==> flow/design.v <==
module FDIVIDER(
    input  logic ACLK,
    input  logic RESTN,
    output logic SCLK,
    output logic TICK    
);
logic [3:0]count;
assign TICK = (count == 4'd4) && !SCLK;
always_ff@(posedge ACLK)begin
    if(!RESTN)begin
        count <= 0;
        SCLK <= 0;
    end else begin
        if(count == 4'd4)begin
            count <= 0;
            SCLK <= ~SCLK;
        end else begin
            count <= count +1;
        end
    end
end
endmodule
module FIFO_MANAGER(
    input logic Tx_full,
    input logic SS_full,
    input logic Tx_empty,
    input logic SS_empty,
    output logic FREADY_full,
    output logic FREADY_empty
);
always_comb begin : Full_empty_block
    if(Tx_full | SS_full)begin
        FREADY_full = 0;
    end else begin
        FREADY_full = 1;
    end
    if(Tx_empty | SS_empty) begin
        FREADY_empty = 0;
    end else begin
        FREADY_empty = 1;
    end
end
endmodule
module Async_Tx_FIFO #(
    parameter DATA_WIDTH = 32,
    parameter ADDR_WIDTH = 4  
)(
    input  logic [DATA_WIDTH-1:0] data_in,
    input  logic wr_en,
    input  logic rd_en,
    input  logic ACLK,    
    input  logic SCLK,    
    input  logic rst_n,
    output logic [DATA_WIDTH-1:0] data_out,
    output logic empty,
    output logic full
);
    logic [DATA_WIDTH-1:0] mem [0:(1<<ADDR_WIDTH)-1];
    logic [ADDR_WIDTH:0] wr_ptr_bin, rd_ptr_bin;
    logic [ADDR_WIDTH:0] wr_ptr_gry, rd_ptr_gry;
    logic [ADDR_WIDTH:0] wr_ptr_sync1, wr_ptr_sync2;
    logic [ADDR_WIDTH:0] rd_ptr_sync1, rd_ptr_sync2;
    always_ff @(posedge ACLK) begin
        if (!rst_n) begin
            wr_ptr_bin <= 0;
            wr_ptr_gry <= 0;
        end else if (wr_en && !full) begin
            wr_ptr_bin <= wr_ptr_bin + 1;
            wr_ptr_gry <= ((wr_ptr_bin + 1) >> 1) ^ (wr_ptr_bin + 1);
        end
    end
    always_ff @(posedge ACLK) begin
        if (rst_n && wr_en && !full)
            mem[wr_ptr_bin[ADDR_WIDTH-1:0]] <= data_in;
    end
    always_ff @(posedge ACLK) begin
        if (!rst_n) begin
            rd_ptr_bin <= 0;
            rd_ptr_gry <= 0;
            data_out   <= 0;
        end else if (SCLK && rd_en && !empty) begin
            rd_ptr_bin <= rd_ptr_bin + 1;
            rd_ptr_gry <= ((rd_ptr_bin + 1) >> 1) ^ (rd_ptr_bin + 1);
            data_out   <= mem[rd_ptr_bin[ADDR_WIDTH-1:0]];
        end
    end
    always_ff @(posedge ACLK) begin
        if (!rst_n) begin
            wr_ptr_sync1 <= 0;
            wr_ptr_sync2 <= 0;
        end else if (SCLK) begin
            wr_ptr_sync1 <= wr_ptr_gry;
            wr_ptr_sync2 <= wr_ptr_sync1;
        end
    end
    always_ff @(posedge ACLK) begin
        if (!rst_n) begin
            rd_ptr_sync1 <= 0;
            rd_ptr_sync2 <= 0;
        end else begin
            rd_ptr_sync1 <= rd_ptr_gry;
            rd_ptr_sync2 <= rd_ptr_sync1;
        end
    end
    assign empty = (wr_ptr_sync2 == rd_ptr_gry);
    assign full  = (wr_ptr_gry == {~rd_ptr_sync2[ADDR_WIDTH:ADDR_WIDTH-1], rd_ptr_sync2[ADDR_WIDTH-2:0]});
endmodule
module Async_SS_FIFO #(
    parameter DATA_WIDTH = 32,
    parameter ADDR_WIDTH = 4  
)(
    input  logic [DATA_WIDTH-1:0] data_in,
    input  logic wr_en,
    input  logic rd_en,
    input  logic ACLK,    
    input  logic SCLK,    
    input  logic rst_n,
    output logic [DATA_WIDTH-1:0] data_out,
    output logic empty,
    output logic full
);
    logic [DATA_WIDTH-1:0] mem [0:(1<<ADDR_WIDTH)-1];
    logic [ADDR_WIDTH:0] wr_ptr_bin, rd_ptr_bin;
    logic [ADDR_WIDTH:0] wr_ptr_gry, rd_ptr_gry;
    logic [ADDR_WIDTH:0] wr_ptr_sync1, wr_ptr_sync2;
    logic [ADDR_WIDTH:0] rd_ptr_sync1, rd_ptr_sync2;
    always_ff @(posedge ACLK) begin
        if (!rst_n) begin
            wr_ptr_bin <= 0;
            wr_ptr_gry <= 0;
        end else if (wr_en && !full) begin
            wr_ptr_bin <= wr_ptr_bin + 1;
            wr_ptr_gry <= ((wr_ptr_bin + 1) >> 1) ^ (wr_ptr_bin + 1);
        end
    end
    always_ff @(posedge ACLK) begin
        if (rst_n && wr_en && !full)
            mem[wr_ptr_bin[ADDR_WIDTH-1:0]] <= data_in;
    end
    always_ff @(posedge ACLK) begin
        if (!rst_n) begin
            rd_ptr_bin <= 0;
            rd_ptr_gry <= 0;
            data_out   <= 0;
        end else if (SCLK && rd_en && !empty) begin
            rd_ptr_bin <= rd_ptr_bin + 1;
            rd_ptr_gry <= ((rd_ptr_bin + 1) >> 1) ^ (rd_ptr_bin + 1);
            data_out   <= mem[rd_ptr_bin[ADDR_WIDTH-1:0]];
        end
    end
    always_ff @(posedge ACLK) begin
        if (!rst_n) begin
            wr_ptr_sync1 <= 0;
            wr_ptr_sync2 <= 0;
        end else if (SCLK) begin
            wr_ptr_sync1 <= wr_ptr_gry;
            wr_ptr_sync2 <= wr_ptr_sync1;
        end
    end
    always_ff @(posedge ACLK) begin
        if (!rst_n) begin
            rd_ptr_sync1 <= 0;
            rd_ptr_sync2 <= 0;
        end else begin
            rd_ptr_sync1 <= rd_ptr_gry;
            rd_ptr_sync2 <= rd_ptr_sync1;
        end
    end
    assign empty = (wr_ptr_sync2 == rd_ptr_gry);
    assign full  = (wr_ptr_gry == {~rd_ptr_sync2[ADDR_WIDTH:ADDR_WIDTH-1], rd_ptr_sync2[ADDR_WIDTH-2:0]});
endmodule
module AXI_SLAVE(
    input logic ACLK,
    input logic ARESETN,
    input logic [31:0]AWADDR,
    input logic AWVALID,
    output logic AWREADY,
    input logic [31:0]WDATA,
    input logic WVALID,
    output logic WREADY,
    output logic[1:0]BRESP,
    output logic BVALID,
    input logic BREADY,
    input logic FREADY_full,
    output logic wr_en,
    output logic[31:0]Tx_data_out,
    output logic[31:0]SS_data_out
);
 localparam logic [31:0] Tx_address = 32'h0;
 localparam logic [31:0] SS_address = 32'h2;
 typedef enum logic[1:0]{
    IDEAL,
    DECODE,
    EXECUTE
 } state_t;
typedef enum logic{
    START,
    OK
}phase_t;
logic ready;
logic [31:0]data_buffer_1;
logic [31:0]addr_buffr;
state_t state;
phase_t phase;
logic AWalrt;
logic Walrt;
always_ff@(posedge ACLK)begin : AXI_SLAVE
    if(!ARESETN)begin
        wr_en <= 0;
        state <= IDEAL;
        BRESP <= 2'b00;
        BVALID <= 0;
        Tx_data_out <= 0;
        SS_data_out <= 0;
    end else begin
        wr_en <= 0;
        case(state)
            IDEAL: begin
                BRESP <= 2'b00;
                if(ready) begin
                    state <= DECODE;
                end
            end
            DECODE:begin
                BRESP <= 2'b00;
                case(addr_buffr)
                    Tx_address: begin
                        Tx_data_out <= data_buffer_1;
                        BRESP <= 2'b00;
                    end
                    SS_address: begin
                        SS_data_out <= data_buffer_1;
                        BRESP <= 2'b00;
                    end
                    default: begin
                        BRESP <= 2'b10;
                    end
                endcase
                if(BVALID & BREADY) begin
                    BVALID <= 0;
                    state <= EXECUTE;
                end else begin
                    BVALID <= 1;
                end
            end
            EXECUTE:begin
                BVALID <= 0;
                wr_en <= (addr_buffr == Tx_address);  
                state <= IDEAL;
                BRESP <= 2'b00;
            end
            default: state <= IDEAL;
        endcase
    end
end
always_ff@(posedge ACLK)begin : handshake_block
    if(!ARESETN)begin
        phase <= START;
        ready <= 0;
        AWalrt <= 0;
        Walrt <= 0;
    end else begin
        case(phase)
            START:begin
                if(AWVALID & AWREADY) begin
                    AWalrt <= 1;  
                    addr_buffr <= AWADDR;
                 end
                if(WVALID & WREADY)begin
                    Walrt <= 1;     
                    data_buffer_1 <= WDATA;
                end
                if(AWalrt & Walrt) begin    
                ready <= 1; 
                phase <= OK;
                end
            end
            OK:begin
                ready <= 0;
                AWalrt <= 0;
                Walrt <= 0;
                if(BVALID & BREADY) begin  
                    phase <= START; 
                end
            end
        endcase
    end
end
always_comb begin : ready_block
    if(FREADY_full && (phase == START) && (state == IDEAL) && !wr_en)begin
        AWREADY = !AWalrt;
        WREADY = !Walrt;
    end else begin
        AWREADY = 0;
        WREADY = 0;
    end
end
endmodule
module DATA_BUFFER(
    input logic[31:0] din_1,
    input logic[31:0]din_2,
    input logic go,
    input logic ACLK,
    input logic SCLK,
    input logic ARESETN,
    input logic SRESP,
    output logic DREADY,
    output logic [33:0]dout
);
typedef enum logic[2:0]{
    IDEAL,
    WAIT_FIFO,
    FETCH,
    CONCATENATE,
    VALIDATE
} state_t;
logic [31:0] SS_buffer_1;
logic [1:0] SS_buffer_2;
state_t state;
always_ff@(posedge ACLK) begin : data_fetch_block
    if(!ARESETN)begin
        state <= IDEAL;
        DREADY <= 0;
    end else if(SCLK) begin
        case(state)
            IDEAL:begin
                DREADY <= 0;
                if(go) begin
                    state <= WAIT_FIFO;
                end
            end
            WAIT_FIFO: begin
                state <= FETCH;
            end
            FETCH:begin
                SS_buffer_1 <= din_1;
                SS_buffer_2 <= din_2[1:0];
                state <= CONCATENATE;
            end
            CONCATENATE:begin
                dout <= {SS_buffer_2,SS_buffer_1};
                state <= VALIDATE;
                DREADY <= 1;
            end
            VALIDATE:begin
                if(DREADY & SRESP)begin
                    state <= IDEAL;
                end
            end
            default: state <= IDEAL;
        endcase
    end
end
endmodule
module SPI_MASTER(
    input logic ACLK,
    input logic FSCLK,
    input logic FTICK,
    input logic ARESETN,
    input logic FREADY_empty,
    input logic DREADY,
    input logic [33:0] din,
    output logic go,
    output logic SRESP,
    output logic rd_en,
    output logic[1:0]SS,
    output logic MOSI,
    output logic SCLK,
    input logic MISO
);
typedef enum logic[2:0]{
    IDEAL,
    WAIT_FIFO,
    FETCH,
    START,
    DONE,
    VALIDATE
} state_t;
logic [5:0]count;
logic [31:0] data_buffer_3;
logic [1:0] data_buffer_4;
state_t state;
assign SCLK = (state == START && count != 6'd0) ? FSCLK : 0;
always_ff@(posedge ACLK) begin : main_FSM_block
    if(!ARESETN)begin
        state <= IDEAL;
        count <= 0;
        rd_en <= 0;
        go <= 0;
        SRESP <= 0;
        SS <= 0;
        MOSI <= 0;
    end else if(FTICK) begin
        case(state)
            IDEAL:begin
                go <= 0;
                if(FREADY_empty)begin
                    go <= 1;
                    rd_en <= 1;
                    state <= WAIT_FIFO;
                    count <= 0;
                end
            end
            WAIT_FIFO:begin
                rd_en <= 0;
                go <= 0;
                state <=FETCH;
            end
            FETCH:begin
                if(DREADY) begin
                    data_buffer_3 <= din[31:0];
                    data_buffer_4 <= din[33:32];
                    SS <= din[33:32];
                    state <= START;
                end
            end
            START:begin
                if(count == 6'd32) begin
                    state <= DONE;
                end else begin
                    if(DREADY) begin
                        MOSI <= data_buffer_3[31];
                        data_buffer_3 <= {data_buffer_3[30:0],1'b0};
                        count <= count +1;
                    end
                end
            end
            DONE: begin
                SRESP <= 1;
                state <= VALIDATE;
            end
            VALIDATE:begin
                SRESP <= 0;
                state <= IDEAL;
            end
            default: state <= IDEAL;
        endcase
    end
end
endmodule
module Module_Wrapper (
    input logic ACLK,
    input logic ARESETN,
    input  logic [31:0] AWADDR,
    input  logic AWVALID,
    output logic AWREADY,
    input  logic [31:0] WDATA,
    input  logic WVALID,
    output logic WREADY,
    output logic [1:0] BRESP,
    output logic BVALID,
    input  logic BREADY,
    output logic [1:0] SS,
    output logic MOSI,
    output logic SCLK,
    input  logic MISO
);
    logic sclk_int, sclk_tick;
    logic fready_full, fready_empty;
    logic wr_en, rd_en;
    logic [31:0] tx_data_bus, ss_data_bus;
    logic [31:0] fifo_tx_out, fifo_ss_out;
    logic [33:0] data_to_master;
    logic go, dready, sresp;
    logic tx_full, tx_empty, ss_full, ss_empty;
    FDIVIDER fdiv_inst (
        .ACLK(ACLK),
        .RESTN(ARESETN),
        .SCLK(sclk_int),
        .TICK(sclk_tick)
    );
    AXI_SLAVE axi_inst (
        .ACLK(ACLK),
        .ARESETN(ARESETN),
        .AWADDR(AWADDR), .AWVALID(AWVALID), .AWREADY(AWREADY),
        .WDATA(WDATA), .WVALID(WVALID), .WREADY(WREADY),
        .BRESP(BRESP), .BVALID(BVALID), .BREADY(BREADY),
        .FREADY_full(fready_full),
        .wr_en(wr_en),
        .Tx_data_out(tx_data_bus),
        .SS_data_out(ss_data_bus)
    );
    Async_Tx_FIFO tx_fifo_inst (
        .ACLK(ACLK),
        .SCLK(sclk_tick),
        .rst_n(ARESETN),
        .data_in(tx_data_bus),
        .wr_en(wr_en),
        .rd_en(rd_en),
        .data_out(fifo_tx_out),
        .full(tx_full),
        .empty(tx_empty)
    );
    Async_SS_FIFO ss_fifo_inst (
        .ACLK(ACLK),
        .SCLK(sclk_tick),
        .rst_n(ARESETN),
        .data_in(ss_data_bus),
        .wr_en(wr_en),
        .rd_en(rd_en),
        .data_out(fifo_ss_out),
        .full(ss_full),
        .empty(ss_empty)
    );
    FIFO_MANAGER fifo_mgmt_inst (
        .Tx_full(tx_full), .SS_full(ss_full),
        .Tx_empty(tx_empty), .SS_empty(ss_empty),
        .FREADY_full(fready_full), .FREADY_empty(fready_empty)
    );
    DATA_BUFFER dbuff_inst (
        .din_1(fifo_tx_out), .din_2(fifo_ss_out),
        .go(go), .ACLK(ACLK), .SCLK(sclk_tick), .ARESETN(ARESETN),
        .SRESP(sresp), .DREADY(dready),
        .dout(data_to_master)
    );
    SPI_MASTER master_inst (
        .ACLK(ACLK), .FSCLK(sclk_int), .FTICK(sclk_tick), .ARESETN(ARESETN),
        .FREADY_empty(fready_empty),
        .DREADY(dready), .din(data_to_master),
        .go(go), .SRESP(sresp), .rd_en(rd_en),
        .SS(SS), .MOSI(MOSI), .SCLK(SCLK), .MISO(MISO)
    );
endmodule
Appendix: tool output

## Reports on Module_Wrapper

Tool output for the design above before and after an edit, in the order of the flow.
"original" refers to lines of the RTL above, "edited" to lines of the edited file.
"difference" is "edited" less "original", of the values as shown; "relative change" is that difference over "original", in percent.
Library cell names are shortened.
The mark -- stands for no value.

| design | value |
|---|---|
| top module | Module_Wrapper |
| clock | ACLK |
| cell library | sky130hd |
| library corner | tt_025C_1v80 |

## The edit

The edit as a unified diff against the file above.
This change comes from a script, not from a designer. No optimisation was intended, and the edited design may behave differently.

```diff
@@ -161,10 +161,9 @@
         if (!rst_n) begin
             rd_ptr_sync1 <= 0;
-            rd_ptr_sync2 <= 0;
         end else begin
             rd_ptr_sync1 <= rd_ptr_gry;
-            rd_ptr_sync2 <= rd_ptr_sync1;
-        end
-    end
+        end
+    end
+    always_comb rd_ptr_sync2 = rd_ptr_sync1;
     assign empty = (wr_ptr_sync2 == rd_ptr_gry);
     assign full  = (wr_ptr_gry == {~rd_ptr_sync2[ADDR_WIDTH:ADDR_WIDTH-1], rd_ptr_sync2[ADDR_WIDTH-2:0]});
```

## After elaboration

Yosys after proc, flatten, opt, wreduce and memory -nomap, before mapping. Memory bits, and registers merged into a memory's read port (data or address), are not among the register bits. Print and check cells are not counted.
Yosys's memory passes give these memory sizes; they may raise the number of words (mostly to a power of two), join words into wider ones and drop unused or constant bits.

Cells by class:

| what | original | edited | difference | relative change (%) |
|---|---|---|---|---|
| reduce/logical cells | 56 | 56 | 0 | 0.00 |
| $add $sub $neg | 6 | 6 | 0 | 0.00 |
| muxes and demuxes | 46 | 46 | 0 | 0.00 |
| bitwise logic cells | 17 | 17 | 0 | 0.00 |
| equal/unequal tests | 30 | 30 | 0 | 0.00 |

Operator kinds equal on both sides are left out: 43.

Word-level totals:

| what | original | edited | difference | relative change (%) |
|---|---|---|---|---|
| output and inout bits | 9 | 9 | 0 | 0.00 |
| memories | 2 | 2 | 0 | 0.00 |
| bits in writable memories | 1024 | 1024 | 0 | 0.00 |
| word-level cells | 200 | 199 | -1 | -0.50 |
| register bits after elaboration | 342 | 337 | -5 | -1.46 |
| input bits | 70 | 70 | 0 | 0.00 |
| word width x clocked read ports | 64 | 64 | 0 | 0.00 |

Memory list:

| what | original | edited |
|---|---|---|
| words x width with read and write ports | ss_fifo_inst.mem 16x32 r1 w1; tx_fifo_inst.mem 16x32 r1 w1 | ss_fifo_inst.mem 16x32 r1 w1; tx_fifo_inst.mem 16x32 r1 w1 |

## Logic depth

Yosys ltp: most cells in a row. Word level: on the elaborated netlist, between registers, memories and ports. Mapped: between sequential cells and ports; inverters and the memories' decode and read muxes count.

Depth:

| what | original | edited | difference | relative change (%) |
|---|---|---|---|---|
| depth in word-level cells | 11 | 11 | 0 | 0.00 |
| ABC_AREA | 0 | 0 | -- | -- |
| depth in mapped cells | 10 | 10 | 0 | 0.00 |
| mapped depth without buffers | 7 | 7 | 0 | 0.00 |

## Netlist

Yosys stat after the flow's synthesis: flattened, memories mapped to cells. It holds for the ABC_AREA given above (unset counts as 0); a run with the other value may have another netlist.

Mapped netlist:

| what | original | edited | difference | relative change (%) |
|---|---|---|---|---|
| cell area after synthesis (um^2) | 33857.5 | 33359.5 | -498.0 | -1.47 |
| mapped cells | 1913 | 1899 | -14 | -0.73 |
| flip-flops | 895 | 890 | -5 | -0.56 |
| sequential part of the area (um^2) | 25004.0 | 24903.9 | -100.1 | -0.40 |
| buffer cells | 112 | 109 | -3 | -2.68 |

Cells by type:

| cell type | original | edited | difference | relative change (%) |
|---|---|---|---|---|
| nor2b_1 | 66 | 7 | -59 | -89.39 |
| nor2_1 | 28 | 74 | +46 | +164.29 |
| a21oi_1 | 9 | 48 | +39 | +433.33 |
| mux2i_1 | 94 | 57 | -37 | -39.36 |
| a21boi_0 | 39 | 3 | -36 | -92.31 |
| a22oi_1 | 35 | 67 | +32 | +91.43 |
| o21ai_0 | 45 | 14 | -31 | -68.89 |
| nor2_2 | 0 | 30 | +30 | -- |
| nand2_1 | 128 | 156 | +28 | +21.88 |
| and2_1 | 34 | 23 | -11 | -32.35 |
| nand3_1 | 30 | 22 | -8 | -26.67 |
| nand2b_1 | 12 | 4 | -8 | -66.67 |
| inv_1 | 12 | 19 | +7 | +58.33 |
| o21ai_1 | 8 | 1 | -7 | -87.50 |
| buf_1 | 20 | 14 | -6 | -30.00 |
| xor2_1 | 11 | 17 | +6 | +54.55 |
| dfxtp_1 | 187 | 182 | -5 | -2.67 |
| buf_2 | 23 | 28 | +5 | +21.74 |

Cell types equal on both sides are left out: 15.
The list need not be complete.
The figures by module come from a second, unflattened synthesis with its own total; it is not the netlist above.

Unflattened totals:

| what | original | edited | difference | relative change (%) |
|---|---|---|---|---|
| cell total of the unflattened synthesis | 3087 | 3077 | -10 | -0.32 |
| area total of the unflattened synthesis (um^2) | 54778.8 | 54649.9 | -128.9 | -0.24 |

Rows give one instance, submodules left out.

Modules, original:

| module | area (um^2) | instances | cells |
|---|---|---|---|
| Async_SS_FIFO | 22579.2 | 1 | 1218 |
| Async_Tx_FIFO | 22579.2 | 1 | 1218 |
| AXI_SLAVE | 4852.2 | 1 | 363 |
| DATA_BUFFER | 2299.7 | 1 | 92 |
| SPI_MASTER | 2223.4 | 1 | 170 |
| FDIVIDER | 237.7 | 1 | 24 |
| FIFO_MANAGER | 7.5 | 1 | 2 |
| Module_Wrapper | 0.0 | 1 | 0 |

Modules, edited:

| module | area (um^2) | instances | cells |
|---|---|---|---|
| Async_Tx_FIFO | 22579.2 | 1 | 1218 |
| Async_SS_FIFO | 22450.3 | 1 | 1208 |
| AXI_SLAVE | 4852.2 | 1 | 363 |
| DATA_BUFFER | 2299.7 | 1 | 92 |
| SPI_MASTER | 2223.4 | 1 | 170 |
| FDIVIDER | 237.7 | 1 | 24 |
| FIFO_MANAGER | 7.5 | 1 | 2 |
| Module_Wrapper | 0.0 | 1 | 0 |

## Worst setup path after synthesis

Path of least setup slack by OpenSTA after synthesis, without wires, with an ideal clock, recovery checks aside; 20% of the period is set as input and as output delay. Where synthesis merged equal registers, the netlist keeps one of their names.

Timing post-synthesis:

| what | original | edited | difference | relative change (%) |
|---|---|---|---|---|
| path kind | input to register | input to register | -- | -- |
| start | in ARESETN | in ARESETN | -- | -- |
| end | mem tx_fifo_inst.mem[3][0] | mem tx_fifo_inst.mem[3][0] | -- | -- |
| slack (ns) | 1.293 | 1.561 | +0.268 | -- |
| clock period (ns) | 7.0 | 7.0 | 0.0 | 0.00 |
| library setup time (ns) | 0.501 | 0.501 | 0.000 | -- |
| path buffers | 2 | 1 | -1 | -50.00 |
| arrival time (ns) | 5.206 | 4.938 | -0.268 | -5.15 |
| driving pins on the path | 4 | 3 | -1 | -25.00 |
| time at the first pin (ns) | 1.400 | 1.400 | 0.000 | 0.00 |
| path delay (ns) | 4.307 | 4.039 | -0.268 | -6.22 |
| input delay (ns) | 1.400 | 1.400 | 0.000 | 0.00 |
| synthesis period reached (ns) | 5.707 | 5.439 | -0.268 | -4.70 |

"path delay" is the arrival time less input delay plus setup time.
"driving pins on the path": output pins that drive a net of the path, with the launching flip-flop's if there is one; two outputs of one cell count as two.
"synthesis period reached" = period - worst setup slack (recovery checks aside). The figure is calculated, with input and output delays left at 20% of the set period.
The rows between start and end are the longest chain of elaborated cells between them; the timing report does not say that the signal goes this way. Where chains are equally long, one stands for them.
Each line given opens the expression or statement behind the cell; cells for indexed reads and writes are added by Yosys, which also makes memories of some case tables.
original: The path ends at the enable pin of a flip-flop; only ways to that pin are counted.

| between the ends, post-synthesis, original | value |
|---|---|
| cells stage by stage | clkbuf_1 -> clkbuf_1 -> nand2_1 -> nor4_1 |
| length of the longest elaborated chain | 3 |

Ends and longest elaborated chain, post-synthesis, original:

| what | RTL line | RTL |
|---|---|---|
| start, declared | 443 | `input logic ARESETN,` |
| 1-bit logical AND x2 | 73 | `if (rst_n && wr_en && !full)` |
| 4-bit two-way mux | 73 |  |
| end, declared | 58 | `logic [DATA_WIDTH-1:0] mem [0:(1<<ADDR_WIDTH)-1];` |

edited: The path ends at the enable pin of a flip-flop; only ways to that pin are counted.

| between the ends, post-synthesis, edited | value |
|---|---|
| cells stage by stage | clkbuf_1 -> nand2_1 -> nor4_1 |
| length of the longest elaborated chain | 3 |

Ends and longest elaborated chain, post-synthesis, edited:

| what | RTL line | RTL |
|---|---|---|
| start, declared | 442 | `input logic ARESETN,` |
| 1-bit logical AND x2 | 73 | `if (rst_n && wr_en && !full)` |
| 4-bit two-way mux | 73 |  |
| end, declared | 58 | `logic [DATA_WIDTH-1:0] mem [0:(1<<ADDR_WIDTH)-1];` |

## Worst path after layout

Path of least setup slack in the final report of the runs of pair A (OpenROAD, finished layout, wires in). Where an end is a register, its clock arrival counts in the times.

Timing after layout:

| what | original | edited | difference | relative change (%) |
|---|---|---|---|---|
| path kind | register to output | register to output | -- | -- |
| start | reg master_inst.count[0] | reg master_inst.count[0] | -- | -- |
| end | out SCLK | out SCLK | -- | -- |
| arrival time (ns) | 2.44 | 2.69 | +0.25 | +10.25 |
| path buffers | 1 | 1 | 0 | 0.00 |
| driving pins on the path | 6 | 6 | 0 | 0.00 |
| time at the first pin (ns) | 0.63 | 0.64 | +0.01 | +1.59 |
| clock period (ns) | 7.0 | 7.0 | 0.0 | 0.00 |
| slack (ns) | 3.16 | 2.91 | -0.25 | -- |

The rows between start and end are the longest chain of elaborated cells between them; the timing report does not say that the signal goes this way. Where chains are equally long, one stands for them.
A register here has more assigning lines than the two given.

| between the ends, after layout, original | value |
|---|---|
| cells stage by stage | dfxtp_1 -> inv_1 -> ha_1 -> nor4b_2 -> a21oi_1 -> clkdlybuf4s50_1 |
| length of the longest elaborated chain | 3 |

Ends and longest elaborated chain, after layout, original:

| what | RTL line | RTL |
|---|---|---|
| start, declared | 379 | `logic [5:0]count;` |
| start, assigned | 387 | `count <= 0;` |
| start, assigned | 424 | `count <= count +1;` |
| 6-bit nonzero test | 383 | `assign SCLK = (state == START && count != 6'd0) ? FSCLK : 0;` |
| 1-bit logical AND | 383 |  |
| 1-bit two-way mux | 383 |  |
| end, declared | 455 | `output logic SCLK,` |

| between the ends, after layout, edited | value |
|---|---|
| cells stage by stage | dfxtp_1 -> inv_1 -> ha_1 -> nor4b_1 -> a21oi_1 -> clkdlybuf4s50_1 |
| length of the longest elaborated chain | 3 |

Ends and longest elaborated chain, after layout, edited:

| what | RTL line | RTL |
|---|---|---|
| start, declared | 378 | `logic [5:0]count;` |
| start, assigned | 386 | `count <= 0;` |
| start, assigned | 423 | `count <= count +1;` |
| 6-bit nonzero test | 382 | `assign SCLK = (state == START && count != 6'd0) ? FSCLK : 0;` |
| 1-bit logical AND | 382 |  |
| 1-bit two-way mux | 382 |  |
| end, declared | 454 | `output logic SCLK,` |

## Layout results

Both versions went through the flow (Yosys, OpenROAD) with the same settings in each pair. Constraints: input delay and output delay 20% of the set period each, output load 0.01 pF.

| flow settings, pair A | value |
|---|---|
| CORE_UTILIZATION | 40 |
| period_ns | 7.0 |
| CAP_MARGIN | 20 |
| CORE_MARGIN | 2 |
| SLEW_MARGIN | 20 |

Final reports, pair A:

| what | original | edited | difference | relative change (%) |
|---|---|---|---|---|
| die size (um^2) | 86986.7 | 85726.0 | -1260.7 | -1.45 |
| total design power (mW) | 10.567 | 10.732 | +0.165 | +1.56 |
| post-route worst hold slack (ns) | 0.404 | 0.405 | +0.001 | -- |
| period achieved (ns) | 3.837 | 4.095 | +0.258 | +6.72 |
| cell area after synthesis (um^2) | 33857.5 | 33359.5 | -498.0 | -1.47 |
| standard-cell area of the final layout (um^2) | 38907.3 | 38534.5 | -372.8 | -0.96 |
| total negative slack on setup checks (ns) | 0.000 | 0.000 | 0.000 | -- |
| lowest setup slack (ns) | 3.163 | 2.905 | -0.258 | -- |

| flow settings, pair B | value |
|---|---|
| CELL_PAD_IN_SITES_GLOBAL_PLACEMENT | 1 |
| CORE_UTILIZATION | 42 |
| GPL_ROUTABILITY_DRIVEN | 0 |
| MIN_ROUTING_LAYER | met2 |
| PLACE_DENSITY_LB_ADDON | 0.26 |
| TNS_END_PERCENT | 10 |
| period_ns | 2.59 |
| CAP_MARGIN | 20 |
| CORE_MARGIN | 2 |
| SLEW_MARGIN | 20 |

Final reports, pair B:

| what | original | edited | difference | relative change (%) |
|---|---|---|---|---|
| die size (um^2) | 82900.8 | 81698.8 | -1202.0 | -1.45 |
| total design power (mW) | 29.524 | 29.004 | -0.520 | -1.76 |
| post-route worst hold slack (ns) | 0.266 | 0.323 | +0.057 | -- |
| period achieved (ns) | 2.486 | 2.455 | -0.031 | -1.25 |
| cell area after synthesis (um^2) | 33857.5 | 33359.5 | -498.0 | -1.47 |
| standard-cell area of the final layout (um^2) | 39883.3 | 39349.0 | -534.3 | -1.34 |
| total negative slack on setup checks (ns) | 0.000 | 0.000 | 0.000 | -- |
| lowest setup slack (ns) | 0.104 | 0.135 | +0.031 | -- |

"period achieved": clock period set for the run, less the worst setup slack. It is reckoned from that one timing run; input and output delays stay at 20% of the period that was set.
"total design power" rests on the timing tool's default activity at the inputs, not on a simulated workload.
